==> flow/design.v <==
module and4(in1, in2, out);
	input [3:0] in1, in2;
	output[3:0] out;
	and a1(out[0], in1[0], in2[0]);
	and a2(out[1], in1[1], in2[1]);
	and a3(out[2], in1[2], in2[2]);
	and a4(out[3], in1[3], in2[3]);
endmodule
module and16(in1, in2, out);
	input [15:0] in1, in2;
	output[15:0] out;
	and4 a11(.in1(in1[3:0]), .in2(in2[3:0]), .out(out[3:0]));
	and4 a12(.in1(in1[7:4]), .in2(in2[7:4]), .out(out[7:4]));
	and4 a13(.in1(in1[11:8]), .in2(in2[11:8]), .out(out[11:8]));
	and4 a14(.in1(in1[15:12]), .in2(in2[15:12]), .out(out[15:12]));
endmodule
module or4(in1, in2, out);
	input [3:0] in1, in2;
	output[3:0] out;
	or a1(out[0], in1[0], in2[0]);
	or a2(out[1], in1[1], in2[1]);
	or a3(out[2], in1[2], in2[2]);
	or a4(out[3], in1[3], in2[3]);
endmodule
module or16(in1, in2, out);
	input [15:0] in1, in2;
	output[15:0] out;
	or4 a11(.in1(in1[3:0]), .in2(in2[3:0]), .out(out[3:0]));
	or4 a12(.in1(in1[7:4]), .in2(in2[7:4]), .out(out[7:4]));
	or4 a13(.in1(in1[11:8]), .in2(in2[11:8]), .out(out[11:8]));
	or4 a14(.in1(in1[15:12]), .in2(in2[15:12]), .out(out[15:12]));
endmodule
module complent(in, go, CK, reset, out, busy, fin);
	input  [15:0] in;
	input  go;
	input  CK, reset;
	output reg [15:0] out;
	output reg busy;
	output reg fin;
	reg [15:0] m;
	reg [15:0] o, mm, c;
	always@(posedge CK) begin
		if(reset) begin
			busy <= 1'b0;
			fin  <= 1'b0;
		end
		else begin
			fin <= 1'b0;
			if(busy == 1'b0) begin
				if(go) begin
					o  = 16'hffff ^ in;
					mm = 16'h0001;
					c  = o & mm;
					o  = o ^ mm;
					mm = c << 1;
					out  <= o;
					m    <= mm;
					busy <= 1'b1;
				end
			end
			else if(m == 16'h0000) begin
				busy <= 1'b0;
				fin  <= 1'b1;
			end
			else begin
				out <= out ^ m;
				m   <= (out & m) << 1;
			end
		end
	end
endmodule
module adder(in1, in2, go, CK, reset, out, busy, fin);
	input [15:0] in1, in2;
	input go;
	input CK, reset;
	output reg [15:0] out;
	output reg busy;
	output reg fin;
	reg [15:0] cc;
	reg [15:0] o, c, m;
	always@(posedge CK) begin
		if(reset) begin
			busy <= 1'b0;
			fin  <= 1'b0;
		end
		else begin
			fin <= 1'b0;
			if(busy == 1'b0) begin
				if(go) begin
					o = in1 ^ in2;
					c = in1 & in2;
					c = c << 1;
					if(c == 16'h0000) begin
						busy <= 1'b0;
						fin  <= 1'b1;
					end
					else begin
						m = o & c;
						o = o ^ c;
						c = m << 1;
						busy <= 1'b1;
					end
					out <= o;
					cc  <= c;
				end
			end
			else if(cc == 16'h0000) begin
				busy <= 1'b0;
				fin  <= 1'b1;
			end
			else begin
				out <= out ^ cc;
				cc  <= (out & cc) << 1;
			end
		end
	end
endmodule
module muler(in1, in2, go, CK, reset, out, busy, fin);
	input		[15:0] in1, in2;
	input		go;
	input  		CK, reset;
	output reg	[15:0] out;
	output reg  busy;
	output reg  fin;
	reg[15:0] m1, m2;
	reg[15:0] a1, a2, o;
	always @(posedge CK) begin
		if(reset) begin
			busy <= 1'b0;
			fin  <= 1'b0;
		end
		else begin
			fin <= 1'b0;
			if(busy == 1'b0 && go == 1'b0) begin
			end
			else begin
				if(busy == 1'b0) begin
					a1 = in1;
					a2 = in2;
					o  = 16'h0000;
				end
				else begin
					a1 = m1;
					a2 = m2;
					o  = out;
				end
				if(a2[0] == 1'b1)
					o = o + a1;
				a1 = a1 << 1;
				a2 = a2 >> 1;
				m1  <= a1;
				m2  <= a2;
				out <= o;
				if(a2 == 16'h0000) begin
					busy <= 1'b0;
					fin  <= 1'b1;
				end
				else
					busy <= 1'b1;
			end
		end
	end
endmodule
module diver(in1, in2, go, CK, reset, reminder, quotient, busy, fin);
	input [15:0] in1, in2;
	input go;
	input CK, reset;
	output reg [15:0] reminder, quotient;
	output reg busy;
	output reg fin;
	reg [31:0] m1, m2;
	reg [15:0] divisor;
	reg [4:0]  cnt;
	reg [31:0] t1, t2;
	reg [15:0] d;
	reg [4:0]  n;
	always @(posedge CK) begin
		if(reset) begin
			busy <= 1'b0;
			fin  <= 1'b0;
		end
		else begin
			fin <= 1'b0;
			if(busy == 1'b0 && go == 1'b0) begin
			end
			else begin
				if(busy == 1'b0) begin
					t1 = {16'h0000, in1};
					t2 = {in2, 16'h0000};
					d  = in2;
					n  = 5'b00000;
				end
				else begin
					t1 = m1;
					t2 = m2;
					d  = divisor;
					n  = cnt;
				end
				if(n < 5'b10001) begin
					if(t1[31:16] >= d)
						t1 = t1 - t2 + 1'b1;
					t1 = t1 << 1;
					n  = n + 1'b1;
					busy <= 1'b1;
				end
				else begin
					busy <= 1'b0;
					fin  <= 1'b1;
				end
				if(n == 5'b10000) begin
					if(t1[31:16] >= d)
						t1 = t1 - t2 + 1'b1;
					reminder <= t1[31:16];
					quotient <= t1[15:0];
				end
				m1      <= t1;
				m2      <= t2;
				divisor <= d;
				cnt     <= n;
			end
		end
	end
endmodule
module mux3to8(in, in1, in2, in3, in4, in5, in6, in7, select, out);
	input [15:0] in, in1, in2, in3, in4, in5, in6, in7;
	input [2:0]  select;
	output reg [15:0] out;
	always @(*) begin
		case(select)
			3'b000:out = in;
			3'b001:out = in1;
			3'b010:out = in2;
			3'b011:out = in3;
			3'b100:out = in4;
			3'b101:out = in5;
			3'b110:out = in6;
			3'b111:out = in7;
		endcase
	end
endmodule
module alu16(CK, reset, start, instruction, inputR1, inputR2, outputR, busy, done);
	input [15:0] inputR1, inputR2;
	input [2:0] instruction;
	input CK, reset, start;
	output[15:0] outputR;
	output busy;
	output done;
	reg  [2:0]  op;
	reg  [15:0] out5, out6;
	reg         finL;
	wire [3:0]  busyL;
	wire [3:0]  finU;
	wire        go;
	wire  [15:0] out, out1, out2, out3, out4, and_o, or_o;
	assign go = start & ~busy;
	adder add(
		.in1(inputR1),
		.in2(inputR2),
		.go(go & (instruction == 3'b000)),
		.CK(CK),
		.reset(reset),
		.out(out),
		.busy(busyL[0]),
		.fin(finU[0])
	);
	complent com(
		.in(inputR1),
		.go(go & (instruction == 3'b001)),
		.CK(CK),
		.reset(reset),
		.out(out1),
		.busy(busyL[1]),
		.fin(finU[1])
	);
	muler mul(
		.in1(inputR1),
		.in2(inputR2),
		.go(go & (instruction == 3'b010)),
		.CK(CK),
		.reset(reset),
		.out(out2),
		.busy(busyL[2]),
		.fin(finU[2])
	);
	diver div(
		.in1(inputR1),
		.in2(inputR2),
		.go(go & ((instruction == 3'b011) | (instruction == 3'b100))),
		.CK(CK),
		.reset(reset),
		.reminder(out3),
		.quotient(out4),
		.busy(busyL[3]),
		.fin(finU[3])
	);
	and16 and1(inputR1, inputR2, and_o);
	or16 or1(inputR1, inputR2, or_o);
	mux3to8 outp(
		.in(out),
		.in1(out1),
		.in2(out2),
		.in3(out3),
		.in4(out4),
		.in5(out5),
		.in6(out6),
		.in7(16'h0000),
		.select(op),
		.out(outputR)
	);
	always @(posedge CK) begin
		if(reset) begin
			finL <= 1'b0;
		end
		else begin
			finL <= go & ((instruction == 3'b101) | (instruction == 3'b110) | (instruction == 3'b111));
			if(go) begin
				op   <= instruction;
				out5 <= and_o;
				out6 <= or_o;
			end
		end
	end
	assign busy = busyL[0] | busyL[1] | busyL[2] | busyL[3];
	assign done = finL | finU[0] | finU[1] | finU[2] | finU[3];
endmodule
Appendix: tool output

## Reports on alu16

Module alu16 before and after one edit of its RTL, step after step.
"original" refers to lines of the RTL above, "edited" to lines of the edited file.
"difference": "edited" minus "original" as printed here. "rel. change": 100 x difference / "original".
Library cell names are shortened.
The mark n/a stands for no value.

- Top module: alu16
- Clock port: CK
- Standard-cell library: sky130hd
- Timing corner: tt_025C_1v80

## Edit of the RTL

Unified diff, file above to edited file.
This change comes from a script, not from a designer. The edited design behaves differently; no optimisation was intended.

```diff
@@ -273,4 +273,5 @@
 		.fin(finU[1])
 	);
+	wire [15:0] out2_p, out2_n;
 	muler mul(
 		.in1(inputR1),
@@ -279,8 +280,11 @@
 		.CK(CK),
 		.reset(reset),
-		.out(out2),
+		.out(out2_p),
 		.busy(busyL[2]),
 		.fin(finU[2])
 	);
+	muler mul_2 (.in1(~inputR1), .in2(inputR2), .go(go & (instruction == 3'b010)), .CK(CK),
+	    .reset(reset), .out(out2_n));
+	assign out2 = out2_p ^ out2_n;
 	diver div(
 		.in1(inputR1),
```

## Word level

Source: Yosys, flattened and elaborated, memories not mapped. Widths are those after wreduce. Registers that Yosys merges into a memory's read port (data or address) are not register bits. Print and check cells do not count. Equal cells are merged and count once.

Bit counts:

| element | original | edited | difference | rel. change (%) |
|---|---|---|---|---|
| flip-flop bits (word level) | 271 | 318 | +47 | +17.34 |

Cells by class:

| element | original | edited | difference | rel. change (%) |
|---|---|---|---|---|
| add/sub/neg operators | 6 | 7 | +1 | +16.67 |
| bitwise gates (word level) | 67 | 70 | +3 | +4.48 |
| reductions and logical operators | 19 | 22 | +3 | +15.79 |
| mux-type cells | 62 | 73 | +11 | +17.74 |
| magnitude comparators | 3 | 3 | 0 | 0.00 |
| equal/unequal tests | 17 | 17 | 0 | 0.00 |

Operators with widths:

| kind | original | edited | difference | rel. change (%) |
|---|---|---|---|---|
| 2-to-1 mux 16 bit | 27 | 37 | +10 | +37.04 |
| NOT 1 bit | 10 | 12 | +2 | +20.00 |
| 2-to-1 mux 1 bit | 16 | 17 | +1 | +6.25 |
| logical NOT 16 bit | 4 | 5 | +1 | +25.00 |
| bitwise XOR 16 bit | 4 | 5 | +1 | +25.00 |
| AND reduction 2 bit | 3 | 4 | +1 | +33.33 |
| logical AND 1 bit | 2 | 3 | +1 | +50.00 |
| adder 16 bit | 1 | 2 | +1 | +100.00 |

Unchanged operator kinds not shown: 24.

## Longest topological paths

Longest topological path by Yosys (ltp), each cell counted once; first at word level (registers and memories cut), then after technology mapping (sequential cells cut; the memories' decode and read muxes count).

Logic depth:

| element | original | edited | difference | rel. change (%) |
|---|---|---|---|---|
| depth after elaboration | 20 | 20 | 0 | 0.00 |
| ABC_AREA | 0 | 0 | n/a | n/a |
| mapped depth | 34 | 34 | 0 | 0.00 |

## Mapped cells and area

The flow's flattened synthesis, as Yosys stat reports it; memories are mapped. The netlist is that of the ABC_AREA named above (0 if unset); the other value can give another one.

Cell types:

| type | original | edited | difference | rel. change (%) |
|---|---|---|---|---|
| nand2_1 | 197 | 265 | +68 | +34.52 |
| o21ai_0 | 151 | 210 | +59 | +39.07 |
| edfxtp_1 | 260 | 306 | +46 | +17.69 |
| xnor2_1 | 41 | 66 | +25 | +60.98 |
| mux2i_1 | 76 | 98 | +22 | +28.95 |
| and2_1 | 50 | 69 | +19 | +38.00 |
| ha_1 | 239 | 253 | +14 | +5.86 |
| clkbuf_1 | 55 | 69 | +14 | +25.45 |
| mux4_2 | 14 | 0 | -14 | -100.00 |
| mux2_2 | 21 | 10 | -11 | -52.38 |
| nand3_1 | 15 | 23 | +8 | +53.33 |
| a221oi_1 | 4 | 12 | +8 | +200.00 |
| o21ai_1 | 4 | 10 | +6 | +150.00 |
| a21o_1 | 43 | 48 | +5 | +11.63 |
| nor3_1 | 20 | 15 | -5 | -25.00 |
| o2bb2ai_1 | 0 | 5 | +5 | n/a |
| a21oi_1 | 144 | 148 | +4 | +2.78 |
| xor2_1 | 32 | 36 | +4 | +12.50 |

Unchanged cell types not shown: 15.
The list need not be complete.

Mapped netlist:

| element | original | edited | difference | rel. change (%) |
|---|---|---|---|---|
| flip-flop cells | 269 | 316 | +47 | +17.47 |
| sequential area (um^2) | 7987.7 | 9389.0 | +1401.3 | +17.54 |
| buffer cells | 74 | 90 | +16 | +21.62 |
| standard cells after synthesis | 1895 | 2208 | +313 | +16.52 |
| chip area (Yosys) (um^2) | 19033.3 | 21934.8 | +2901.5 | +15.24 |

By module: a second synthesis without flattening, with its own total; a netlist apart from the flattened one above.

Unflattened totals:

| element | original | edited | difference | rel. change (%) |
|---|---|---|---|---|
| cell total of the unflattened synthesis | 1951 | 2269 | +318 | +16.30 |
| area total of the unflattened synthesis (um^2) | 19915.4 | 23242.3 | +3326.9 | +16.71 |

Each row is one instance without its submodules.

By module, original:

| module | area (um^2) | sequential area (um^2) | instances | cells |
|---|---|---|---|---|
| diver | 10497.6 | 3553.4 | 1 | 1105 |
| muler | 2985.4 | 1421.4 | 1 | 254 |
| adder | 2401.1 | 970.9 | 1 | 219 |
| complent | 1498.9 | 970.9 | 1 | 108 |
| alu16 | 1217.4 | 1071.0 | 1 | 56 |
| mux3to8 | 1114.8 | 0.0 | 1 | 177 |
| and4 | 25.0 | 0.0 | 4 | 4 |
| or4 | 25.0 | 0.0 | 4 | 4 |
| and16 | 0.0 | 0.0 | 1 | 0 |
| or16 | 0.0 | 0.0 | 1 | 0 |

By module, edited:

| module | area (um^2) | sequential area (um^2) | instances | cells |
|---|---|---|---|---|
| diver | 10647.7 | 3553.4 | 1 | 1138 |
| muler | 2985.4 | 1421.4 | 2 | 254 |
| adder | 2401.1 | 970.9 | 1 | 219 |
| complent | 1498.9 | 970.9 | 1 | 108 |
| alu16 | 1408.9 | 1071.0 | 1 | 87 |
| mux3to8 | 1114.8 | 0.0 | 1 | 177 |
| and4 | 25.0 | 0.0 | 4 | 4 |
| or4 | 25.0 | 0.0 | 4 | 4 |
| and16 | 0.0 | 0.0 | 1 | 0 |
| or16 | 0.0 | 0.0 | 1 | 0 |

## Path before layout

Source: OpenSTA report_checks on the synthesized netlist (no wires, ideal clock, input and output delay 20% of the period each), path of least setup slack; recovery checks are left aside. Register names are those of the netlist, which keeps one name where synthesis merged equal registers.

Timing after synthesis:

| element | original | edited | difference | rel. change (%) |
|---|---|---|---|---|
| kind | reg2reg | reg2reg | n/a | n/a |
| start point | register div.busy | register div.busy | n/a | n/a |
| end point | register div.reminder[15] | register div.m1[31] | n/a | n/a |
| clock period (ns) | 7.5 | 7.5 | 0.0 | 0.00 |
| setup slack (ns) | 0.785 | 0.921 | +0.136 | n/a |
| library setup time (ns) | 0.260 | 0.259 | -0.001 | n/a |
| arrival (ns) | 6.456 | 6.321 | -0.135 | -2.09 |
| path delay (ns) | 6.716 | 6.580 | -0.136 | -2.03 |
| launch time at the first pin (ns) | 0.000 | 0.000 | 0.000 | n/a |
| stages | 32 | 33 | +1 | +3.12 |
| buffers on the path | 7 | 5 | -2 | -28.57 |
| period reached after synthesis (ns) | 6.715 | 6.579 | -0.136 | -2.03 |

"path delay" is the arrival time less input delay plus setup time.
"stages": output pins that drive a net of the path, with the launching flip-flop's if there is one; two outputs of one cell count as two.
"period reached after synthesis" = period - worst setup slack (recovery checks aside). The figure is calculated, with input and output delays left at 20% of the set period.
Between the ends stands the longest chain of elaborated cells between them, by number of cells; it is not shown to be the way that was timed. Of several equally long chains one is given.
A line is the first line of the expression or statement that the cell stems from. Yosys adds cells for indexed reads and writes and turns some case tables into memories.
At most two assigning lines are given for a register; there are more.
original: The path ends at the data pin of a flip-flop with enable; ways to the enable are not counted.

Between the ends, after synthesis, original:
- Path through: dfxtp_1 -> buf_2 -> buf_1 -> buf_1 -> clkbuf_1 -> clkbuf_1 -> a21oi_1 -> ha_1 -> and4_4 -> a221oi_2 -> o21ai_0 -> o311a_1 -> o31a_1 -> buf_2 -> clkbuf_1 -> nand2_1 -> o21ai_0 -> o21ai_0 -> inv_1 -> ha_1 -> inv_1 -> fa_1 -> nor2b_1 -> o21a_1 -> o211ai_1 -> a21oi_1 -> a21oi_1 -> a31o_2 -> o31a_1 -> xor2_1 -> nand2_1 -> xnor2_1
- Cells in the longest elaborated chain: 17

RTL lines, path after synthesis, original:

| element | RTL line | text |
|---|---|---|
| from (decl) | 169 | `output reg busy;` |
| from (assign) | 179 | `busy <= 1'b0;` |
| from (assign) | 204 | `busy <= 1'b1;` |
| OR 1 bit | 323 | `assign busy = busyL[0] \| busyL[1] \| busyL[2] \| busyL[3];` |
| NOT 1 bit | 255 | `assign go = start & ~busy;` |
| AND 1 bit | 255 |  |
| AND 1 bit | 288 | `.go(go & ((instruction == 3'b011) \| (instruction == 3'b100))),` |
| NOT 1 bit | 184 | `if(busy == 1'b0 && go == 1'b0) begin` |
| logical AND 1 bit | 184 |  |
| 2-to-1 mux 32 bit | 184 |  |
| (+3 left out) | n/a |  |
| 2-to-1 mux 31 bit | 200 | `if(t1[31:16] >= d)` |
| 2-to-1 mux 32 bit | 199 | `if(n < 5'b10001) begin` |
| 2-to-1 mux 32 bit | 184 |  |
| 2-to-1 mux 32 bit | 178 | `if(reset) begin` |
| subtractor 32 bit | 212 | `t1 = t1 - t2 + 1'b1;` |
| adder 32 x 1 -> 32 bit | 212 |  |
| 2-to-1 mux 32 bit | 211 | `if(t1[31:16] >= d)` |
| to (assign) | 213 | `reminder <= t1[31:16];` |
| to (decl) | 168 | `output reg [15:0] reminder, quotient;` |

edited: The path ends at the data pin of a flip-flop with enable; ways to the enable are not counted.

Between the ends, after synthesis, edited:
- Path through: dfxtp_1 -> buf_2 -> clkbuf_1 -> clkbuf_1 -> clkbuf_1 -> clkbuf_1 -> and2_1 -> ha_1 -> inv_1 -> ha_1 -> inv_1 -> fa_1 -> nand2b_1 -> a211oi_2 -> o41ai_4 -> o21ai_4 -> a21o_1 -> a21oi_1 -> xnor2_1 -> mux2i_1 -> a21oi_1 -> ha_1 -> ha_1 -> nand2_1 -> or3_1 -> or3b_1 -> o21a_1 -> a221o_1 -> o311ai_0 -> o21ai_1 -> xnor2_1 -> and2b_1 -> xnor2_1
- Cells in the longest elaborated chain: 18

RTL lines, path after synthesis, edited:

| element | RTL line | text |
|---|---|---|
| from (decl) | 169 | `output reg busy;` |
| from (assign) | 179 | `busy <= 1'b0;` |
| from (assign) | 204 | `busy <= 1'b1;` |
| OR 1 bit | 327 | `assign busy = busyL[0] \| busyL[1] \| busyL[2] \| busyL[3];` |
| NOT 1 bit | 255 | `assign go = start & ~busy;` |
| AND 1 bit | 255 |  |
| AND 1 bit | 292 | `.go(go & ((instruction == 3'b011) \| (instruction == 3'b100))),` |
| NOT 1 bit | 184 | `if(busy == 1'b0 && go == 1'b0) begin` |
| logical AND 1 bit | 184 |  |
| 2-to-1 mux 32 bit | 184 |  |
| (+4 left out) | n/a |  |
| 2-to-1 mux 32 bit | 199 | `if(n < 5'b10001) begin` |
| 2-to-1 mux 32 bit | 184 |  |
| 2-to-1 mux 32 bit | 178 | `if(reset) begin` |
| subtractor 32 bit | 212 | `t1 = t1 - t2 + 1'b1;` |
| adder 32 x 1 -> 32 bit | 212 |  |
| 2-to-1 mux 32 bit | 211 | `if(t1[31:16] >= d)` |
| 2-to-1 mux 32 bit | 210 | `if(n == 5'b10000) begin` |
| to (assign) | 216 | `m1 <= t1;` |
| to (decl) | 171 | `reg [31:0] m1, m2;` |

## Timing after layout

From the final timing report of each run of set A: the path of least setup slack in the routed layout; clock arrival at registers is part of the times.

Timing post-layout:

| element | original | edited | difference | rel. change (%) |
|---|---|---|---|---|
| kind | in2reg | in2reg | n/a | n/a |
| start point | input inputR2[7] | input inputR2[12] | n/a | n/a |
| end point | register div.reminder[4] | register div.reminder[15] | n/a | n/a |
| clock period (ns) | 7.37 | 7.37 | 0.00 | 0.00 |
| launch time at the first pin (ns) | 1.47 | 1.47 | 0.00 | 0.00 |
| buffers on the path | 2 | 3 | +1 | +50.00 |
| arrival (ns) | 7.38 | 7.27 | -0.11 | -1.49 |
| setup slack (ns) | 0.30 | 0.41 | +0.11 | n/a |
| stages | 27 | 29 | +2 | +7.41 |
| library setup time (ns) | 0.25 | 0.25 | 0.00 | n/a |

Between the ends stands the longest chain of elaborated cells between them, by number of cells; it is not shown to be the way that was timed. Of several equally long chains one is given.

Between the ends, post-layout, original:
- Path through: clkdlybuf4s50_1 -> inv_1 -> nor2_1 -> a21oi_1 -> ha_1 -> and4_4 -> a221oi_2 -> o21ai_2 -> o311a_1 -> o31a_2 -> buf_12 -> nand3_1 -> o211ai_1 -> o21ai_0 -> inv_1 -> ha_1 -> ha_1 -> a21o_1 -> a21oi_2 -> a21boi_1 -> a221o_1 -> a21oi_1 -> nand2b_1 -> o31a_1 -> o41ai_2 -> xnor2_1 -> mux2_2
- Cells in the longest elaborated chain: 11

RTL lines, path post-layout, original:

| element | RTL line | text |
|---|---|---|
| from (decl) | 242 | `input [15:0] inputR1, inputR2;` |
| 2-to-1 mux 16 bit | 187 | `if(busy == 1'b0) begin` |
| 2-to-1 mux 16 bit | 184 | `if(busy == 1'b0 && go == 1'b0) begin` |
| 2-to-1 mux 16 bit | 178 | `if(reset) begin` |
| greater-or-equal comparator 16 bit | 200 | `if(t1[31:16] >= d)` |
| 2-to-1 mux 31 bit | 200 |  |
| 2-to-1 mux 32 bit | 199 | `if(n < 5'b10001) begin` |
| 2-to-1 mux 32 bit | 184 |  |
| 2-to-1 mux 32 bit | 178 |  |
| subtractor 32 bit | 212 | `t1 = t1 - t2 + 1'b1;` |
| adder 32 x 1 -> 32 bit | 212 |  |
| 2-to-1 mux 32 bit | 211 | `if(t1[31:16] >= d)` |
| to (assign) | 213 | `reminder <= t1[31:16];` |
| to (decl) | 168 | `output reg [15:0] reminder, quotient;` |

Between the ends, post-layout, edited:
- Path through: clkdlybuf4s50_1 -> inv_1 -> nor2_1 -> a21oi_1 -> ha_1 -> a2111o_1 -> a2111oi_0 -> buf_4 -> o21ai_1 -> nand2_4 -> nor2_1 -> a211oi_1 -> a21oi_1 -> ha_1 -> inv_1 -> ha_1 -> inv_1 -> fa_1 -> nor2b_1 -> o31ai_1 -> buf_4 -> a211oi_1 -> o21a_1 -> a221o_1 -> o311ai_0 -> o21ai_1 -> xnor2_1 -> and2b_1 -> xnor2_1
- Cells in the longest elaborated chain: 12

RTL lines, path post-layout, edited:

| element | RTL line | text |
|---|---|---|
| from (decl) | 242 | `input [15:0] inputR1, inputR2;` |
| 2-to-1 mux 32 bit | 187 | `if(busy == 1'b0) begin` |
| 2-to-1 mux 32 bit | 184 | `if(busy == 1'b0 && go == 1'b0) begin` |
| 2-to-1 mux 32 bit | 178 | `if(reset) begin` |
| subtractor 31 bit | 201 | `t1 = t1 - t2 + 1'b1;` |
| adder 31 x 1 -> 31 bit | 201 |  |
| 2-to-1 mux 31 bit | 200 | `if(t1[31:16] >= d)` |
| 2-to-1 mux 32 bit | 199 | `if(n < 5'b10001) begin` |
| 2-to-1 mux 32 bit | 184 |  |
| 2-to-1 mux 32 bit | 178 |  |
| subtractor 32 bit | 212 | `t1 = t1 - t2 + 1'b1;` |
| adder 32 x 1 -> 32 bit | 212 |  |
| 2-to-1 mux 32 bit | 211 | `if(t1[31:16] >= d)` |
| to (assign) | 213 | `reminder <= t1[31:16];` |
| to (decl) | 168 | `output reg [15:0] reminder, quotient;` |

## Flow runs

Runs of the flow (Yosys, OpenROAD) on both versions; the two runs of a pair have the same settings. The constraints put input and output delay at 20% of the set period each and load the outputs with 0.01 pF.

Flow settings, set A:
- CORE_UTILIZATION: 40
- period_ns: 7.37
- CAP_MARGIN: 20
- CORE_MARGIN: 2
- SLEW_MARGIN: 20

Measured results, set A:

| element | original | edited | difference | rel. change (%) |
|---|---|---|---|---|
| final setup TNS (ns) | 0.000 | 0.000 | 0.000 | n/a |
| smallest hold slack (ns) | 0.568 | 0.558 | -0.010 | n/a |
| final design utilization (%) | 49.6 | 48.4 | -1.2 | n/a |
| standard-cell area of the final layout (um^2) | 23174.7 | 26137.6 | +2962.9 | +12.79 |
| setup slack of the worst path (ns) | 0.298 | 0.409 | +0.111 | n/a |
| netlist area reported by Yosys (um^2) | 19033.3 | 21934.8 | +2901.5 | +15.24 |
| power consumption (mW) | 4.673 | 5.405 | +0.732 | +15.66 |
| die outline area (um^2) | 49344.0 | 56724.9 | +7380.9 | +14.96 |
| clock period reached (ns) | 7.072 | 6.961 | -0.111 | -1.57 |

"clock period reached" means the clock period less the worst setup slack. The figure is calculated, with input and output delays left at 20% of the set period.
By "power consumption" is meant OpenSTA's value without simulated activity: inputs other than the clock are taken to toggle once in ten clock periods, and the tool carries that through the logic.
